==> flow/design.v <==
`timescale 1ns / 1ps
module booth(
    input clk,
    input load,
    input reset,
    input [31:0] M,  
    input [31:0] Q,  
    output reg [63:0] P,  
    output done           
    );
    reg signed [63:0] A;                
    reg signed [31:0] Q_temp;            
    reg signed [31:0] M_temp;            
    reg [4:0] Count;                       
    reg Q_minus_one;                     
    always @(posedge clk)
    begin
        if (reset == 1) 
        begin
            A = 64'b0;
            Q_minus_one = 0;
            P = 64'b0;
            Q_temp = 32'b0;
            M_temp = 32'b0;
            Count = 5'd16;
        end
        else if (load == 1)
        begin
            Q_temp = Q;
            M_temp = M;
            A = 64'b0;    
            Q_minus_one = 0;  
            Count = 5'd16;    
        end
        else if (Count > 5'd0)
        begin
            case ({Q_temp[1:0], Q_minus_one})
                3'b000, 3'b111:   
                    begin
                    end
                3'b001, 3'b010:   
                    begin
                        A = A + {{32{M_temp[31]}}, M_temp};
                    end
                3'b011:   
                    begin
                        A = A + ({{32{M_temp[31]}}, M_temp} << 1); 
                    end
                3'b100:   
                    begin
                        A = A - ({{32{M_temp[31]}}, M_temp} << 1); 
                    end
                3'b101, 3'b110:   
                    begin
                        A = A - {{32{M_temp[31]}}, M_temp}; 
                    end
            endcase
            Q_minus_one = Q_temp[1];
            Q_temp = {A[1:0], Q_temp[31:2]};   
            A = {A[63], A[63:2]};   
            Count = Count - 1'b1;
        end
        else
        begin
            Count = 5'b0;
        end
        P = {A[31:0], Q_temp};
    end
    assign done = (Count == 5'd0);
endmodule
* Step by step through the tools: booth
Tool output for the design above, in the order of the flow.
Lines are those of the file above, counted from 1.
Cell names lack the library's common part.
A cell with - has no value.
- Top :: booth
- Clock input :: clk
- Cell library :: sky130hd
- Timing corner :: tt_025C_1v80

* Word-level counts
Counts by Yosys on the flattened word-level netlist (proc, flatten, opt, wreduce; memories kept). Register bits leave out memories and registers merged into their read ports (data or address). Print and check cells are left out. Cells with the same type and inputs are merged into one.
- $add $sub $neg :: 5
- $lt $le $gt $ge :: 1
- Eq/ne operators :: 7
- Mux-type cells :: 8
- Bitwise gates (word level) :: 1
- Reduce/logical cells :: 7
** Operators with widths (count)
- 64-bit parallel mux with 5-bit select :: 1
- 64-bit adder :: 2
- 64-bit subtractor :: 2
- 64-bit two-way mux :: 2
- 32-bit two-way mux :: 4
- 3-bit equality test (second input constant) :: 4
- 2-bit OR reduction :: 4
- 3-bit by 2-bit equality test with 1-bit output (second input constant) :: 2
- 5-bit by 1-bit subtractor with 5-bit output (second input constant) :: 1
- 5-bit by 1-bit > comparator with 1-bit output (second input constant) :: 1
- 5-bit logical NOT :: 1
- 5-bit two-way mux :: 1
- 3-bit by 1-bit equality test with 1-bit output (second input constant) :: 1
- 3-bit logical NOT :: 1
- 3-bit OR reduction :: 1
- 1-bit NOT :: 1
- Register bits after elaboration :: 198
- Output and inout bits :: 65

* Logic depth
Yosys ltp: most cells in a row. Word level: on the elaborated netlist, between registers, memories and ports. Mapped: between sequential cells and ports; inverters and the memories' decode and read muxes count.
- Word-level depth :: 6
- ABC_AREA :: 0
- Depth in mapped cells :: 25
- Depth with buffers taken out :: 23

* After synthesis
Yosys stat after the flow's synthesis: flattened, memories mapped to cells. It holds for the ABC_AREA given above (unset counts as 0); a run with the other value may have another netlist.
** Cells by type (count)
- dfxtp_1 :: 132
- ha_1 :: 128
- a21oi_1 :: 299
- nand2_1 :: 250
- xnor2_1 :: 102
- nor2_1 :: 209
- o21ai_0 :: 148
- xor2_1 :: 71
- a21o_1 :: 68
- clkbuf_1 :: 136
- a221oi_1 :: 48
- mux2i_1 :: 38
- buf_4 :: 32
- nand4_1 :: 37
- nand3_1 :: 39
- o21bai_1 :: 25
- a31oi_1 :: 28
- a21boi_0 :: 23
Not listed: further types 77, cells in them 328.
- Cells in the netlist :: 2141
- Synthesis area :: 15153.3 µm²
- Sequential area :: 2642.5 µm²
- Mapped flip-flops :: 132
- Buffers :: 195

* Worst setup path after synthesis
Path of least setup slack by OpenSTA after synthesis, without wires, with an ideal clock, recovery checks aside; 20% of the period is set as input and as output delay. Where synthesis merged equal registers, the netlist keeps one of their names.
- Kind :: flip-flop to flip-flop
- Start point :: register M_temp[3]
- End point :: register A[57]
- Period :: 10.0 ns
- Library setup time :: 0.120 ns
- Time at the first pin :: 0.000 ns
- Arrival :: 4.989 ns
- Setup slack :: 4.891 ns
- Delay of the path :: 5.109 ns
- Stages on the path :: 26
- Path buffers :: 2
- Synthesis period reached :: 5.109 ns
"delay of the path" is the arrival time less input delay plus setup time.
"stages on the path": output pins that drive a net of the path, with the launching flip-flop's if there is one; two outputs of one cell count as two.
"synthesis period reached" is the clock period less the worst setup slack; recovery checks do not enter. This is arithmetic on one report: input and output delays are still those of the set period (20% each).
The rows between start and end are the longest chain of elaborated cells between them; the timing report does not say that the signal goes this way. Where chains are equally long, one stands for them.
Each line given opens the expression or statement behind the cell; cells for indexed reads and writes are added by Yosys, which also makes memories of some case tables.
A register here has more assigning lines than the two given.
- Path through :: dfxtp_1 > buf_6 > or4_4 > nor2b_2 > and2_1 > nand2_1 > nor2_1 > nand2_1 > nor3_2 > nand4b_2 > clkbuf_1 > ha_1 > nand2_1 > o21ai_0 > ha_1 > nand4_1 > or3_1 > nand2b_1 > a21oi_1 > o21ai_0 > a31oi_1 > a211oi_2 > o21ai_1 > nand4_1 > mux2i_1 > a211o_1
- Length of the longest elaborated chain :: 4
- Elaborated cells on any way between the ends :: 7
- Source lines of those cells :: 7
** RTL lines, path after synthesis
- from (decl) :: RTL line 13 : reg signed [31:0] M_temp;
- from (assign) :: RTL line 24 : M_temp = 32'b0;
- from (assign) :: RTL line 30 : M_temp = M;
- 64-bit subtractor :: RTL line 55 : A = A - {{32{M_temp[31]}}, M_temp};
- 64-bit parallel mux with 5-bit select :: RTL line 37 : case ({Q_temp[1:0], Q_minus_one})
- 64-bit two-way mux :: RTL line 35 : else if (Count > 5'd0)
- 64-bit two-way mux :: RTL line 27 : else if (load == 1)
- to (assign) :: RTL line 43 : A = A + {{32{M_temp[31]}}, M_temp};
- to (assign) :: RTL line 47 : A = A + ({{32{M_temp[31]}}, M_temp} << 1);
- to (decl) :: RTL line 11 : reg signed [63:0] A;

* Worst path after layout
From the final timing report of record 3: the path of least setup slack in the routed layout; clock arrival at registers is part of the times.
- Kind :: flip-flop to flip-flop
- Start point :: register M_temp[6]
- End point :: register A[59]
- Period :: 3.93 ns
- Library setup time :: 0.06 ns
- Time at the first pin :: 0.47 ns
- Arrival :: 5.37 ns
- Setup slack :: -1.03 ns
- Stages on the path :: 23
- Path buffers :: 5
The rows between start and end are the longest chain of elaborated cells between them; the timing report does not say that the signal goes this way. Where chains are equally long, one stands for them.
A register here has more assigning lines than the two given.
- Path through :: dfxtp_2 > or4_4 > or2_4 > nand2b_4 > or4_4 > nor3_4 > buf_4 > buf_6 > nor2_4 > xnor2_4 > ha_4 > buf_6 > nand4_1 > a2111oi_2 > buf_4 > o21ai_4 > o41ai_4 > a31o_4 > a31oi_1 > buf_4 > xnor2_4 > nand2_1 > a21oi_1
- Length of the longest elaborated chain :: 4
- Elaborated cells on any way between the ends :: 7
- Source lines of those cells :: 7
** RTL lines, path post-layout
- from (decl) :: RTL line 13 : reg signed [31:0] M_temp;
- from (assign) :: RTL line 24 : M_temp = 32'b0;
- from (assign) :: RTL line 30 : M_temp = M;
- 64-bit subtractor :: RTL line 55 : A = A - {{32{M_temp[31]}}, M_temp};
- 64-bit parallel mux with 5-bit select :: RTL line 37 : case ({Q_temp[1:0], Q_minus_one})
- 64-bit two-way mux :: RTL line 35 : else if (Count > 5'd0)
- 64-bit two-way mux :: RTL line 27 : else if (load == 1)
- to (assign) :: RTL line 43 : A = A + {{32{M_temp[31]}}, M_temp};
- to (assign) :: RTL line 47 : A = A + ({{32{M_temp[31]}}, M_temp} << 1);
- to (decl) :: RTL line 11 : reg signed [63:0] A;

Design booth on sky130hd. What follows are 3 stored runs of the flow, each under its own settings; their order means nothing. The constraints put input and output delay at 20% of the set period each and load the outputs with 0.01 pF.
"period reached" means the clock period less the worst setup slack. The figure is calculated, with input and output delays left at 20% of the set period.
"worst setup path time" is the time allowed to the run's worst setup path (the clock period less input and output delay, where it has them) less its slack. Clock arrival times count: a late capture clock shortens it, a late launch clock lengthens it.
"power consumption" rests on the timing tool's default activity at the inputs, not on a simulated workload.

* Record 1
** Files
==> flow/run.sh <==
#!/bin/bash
# the make line also repeats the synthesis and layout settings of config.mk as NAME=value (left out here)
make -C /OpenROAD-flow-scripts/flow DESIGN_CONFIG=/design/flow/config.mk WORK_HOME=/design/flow/orfs CLKGATE_MAP_FILE= finish
==> flow/config.mk <==
export PLATFORM = sky130hd
export DESIGN_NAME = booth
export DESIGN_NICKNAME = booth
export VERILOG_FILES = /design/flow/design.v
export SDC_FILE = /design/flow/constraint.sdc
export NUM_CORES = 4
export LEC_CHECK = 0
export CAP_MARGIN = 25
export CELL_PAD_IN_SITES_DETAIL_PLACEMENT = 2
export CELL_PAD_IN_SITES_GLOBAL_PLACEMENT = 3
export CORE_ASPECT_RATIO = 0.7
export CORE_MARGIN = 9
export CORE_UTILIZATION = 40
export CTS_CLUSTER_DIAMETER = 136
export CTS_CLUSTER_SIZE = 77
export GPL_ROUTABILITY_DRIVEN = 1
export GPL_TIMING_DRIVEN = 0
export HOLD_SLACK_MARGIN = -0.01
export MAX_ROUTING_LAYER = met5
export MIN_ROUTING_LAYER = met2
export PLACE_DENSITY_LB_ADDON = 0.08
export SLEW_MARGIN = 20
==> flow/constraint.sdc <==
create_clock -name core_clock -period 10.0 [get_ports {clk}]
set_input_delay 2.0000 -clock core_clock [delete_from_list [all_inputs] [get_ports {clk}]]
set_output_delay 2.0000 -clock core_clock [all_outputs]
set_load 0.01 [all_outputs]
** Results
Unfinished; error FLW-0024 in placement.

* Record 2
** Files
==> flow/run.sh <==
#!/bin/bash
# the make line also repeats the synthesis and layout settings of config.mk as NAME=value (left out here)
make -C /OpenROAD-flow-scripts/flow DESIGN_CONFIG=/design/flow/config.mk WORK_HOME=/design/flow/orfs CLKGATE_MAP_FILE= finish
==> flow/config.mk <==
export PLATFORM = sky130hd
export DESIGN_NAME = booth
export DESIGN_NICKNAME = booth
export VERILOG_FILES = /design/flow/design.v
export SDC_FILE = /design/flow/constraint.sdc
export NUM_CORES = 4
export LEC_CHECK = 0
export ABC_AREA = 1
export CAP_MARGIN = 5
export CELL_PAD_IN_SITES_DETAIL_PLACEMENT = 1
export CORE_MARGIN = 4
export CORE_UTILIZATION = 65
export CTS_CLUSTER_DIAMETER = 178
export CTS_CLUSTER_SIZE = 57
export GPL_TIMING_DRIVEN = 0
export MIN_ROUTING_LAYER = met1
export PLACE_DENSITY = 0.56
export SETUP_SLACK_MARGIN = 0.08
export SLEW_MARGIN = 20
export TNS_END_PERCENT = 75
==> flow/constraint.sdc <==
create_clock -name core_clock -period 7.9 [get_ports {clk}]
set_input_delay 1.5800 -clock core_clock [delete_from_list [all_inputs] [get_ports {clk}]]
set_output_delay 1.5800 -clock core_clock [all_outputs]
set_load 0.01 [all_outputs]
** Results
Unfinished; error DPL-0033 in placement.

* Record 3
** Files
==> flow/run.sh <==
#!/bin/bash
# the make line also repeats the synthesis and layout settings of config.mk as NAME=value (left out here)
make -C /OpenROAD-flow-scripts/flow DESIGN_CONFIG=/design/flow/config.mk WORK_HOME=/design/flow/orfs CLKGATE_MAP_FILE= finish
==> flow/config.mk <==
export PLATFORM = sky130hd
export DESIGN_NAME = booth
export DESIGN_NICKNAME = booth
export VERILOG_FILES = /design/flow/design.v
export SDC_FILE = /design/flow/constraint.sdc
export NUM_CORES = 4
export LEC_CHECK = 0
export CAP_MARGIN = 20
export CELL_PAD_IN_SITES_DETAIL_PLACEMENT = 0
export CORE_ASPECT_RATIO = 1.97
export CORE_MARGIN = 2
export CORE_UTILIZATION = 22
export CTS_CLUSTER_SIZE = 30
export GPL_ROUTABILITY_DRIVEN = 0
export PLACE_DENSITY_LB_ADDON = 0.2
export SLEW_MARGIN = 20
export TNS_END_PERCENT = 40
==> flow/constraint.sdc <==
create_clock -name core_clock -period 3.93 [get_ports {clk}]
set_input_delay 0.7860 -clock core_clock [delete_from_list [all_inputs] [get_ports {clk}]]
set_output_delay 0.7860 -clock core_clock [all_outputs]
set_load 0.01 [all_outputs]
** Results
- Full die area :: 71115.2 µm²
- Synthesis area :: 15153.3 µm²
- Worst hold slack :: 0.444 ns
- Total negative setup slack :: -34.161 ns
- Utilization after layout :: 35.1 %
- Worst setup path time :: 4.96 ns
- Worst setup path kind :: flip-flop to flip-flop
- Smallest setup slack :: -1.034 ns
- Power consumption :: 6520 uW
- Area of the standard cells in the finished layout :: 23991.8 µm²
- Period reached :: 4.964 ns
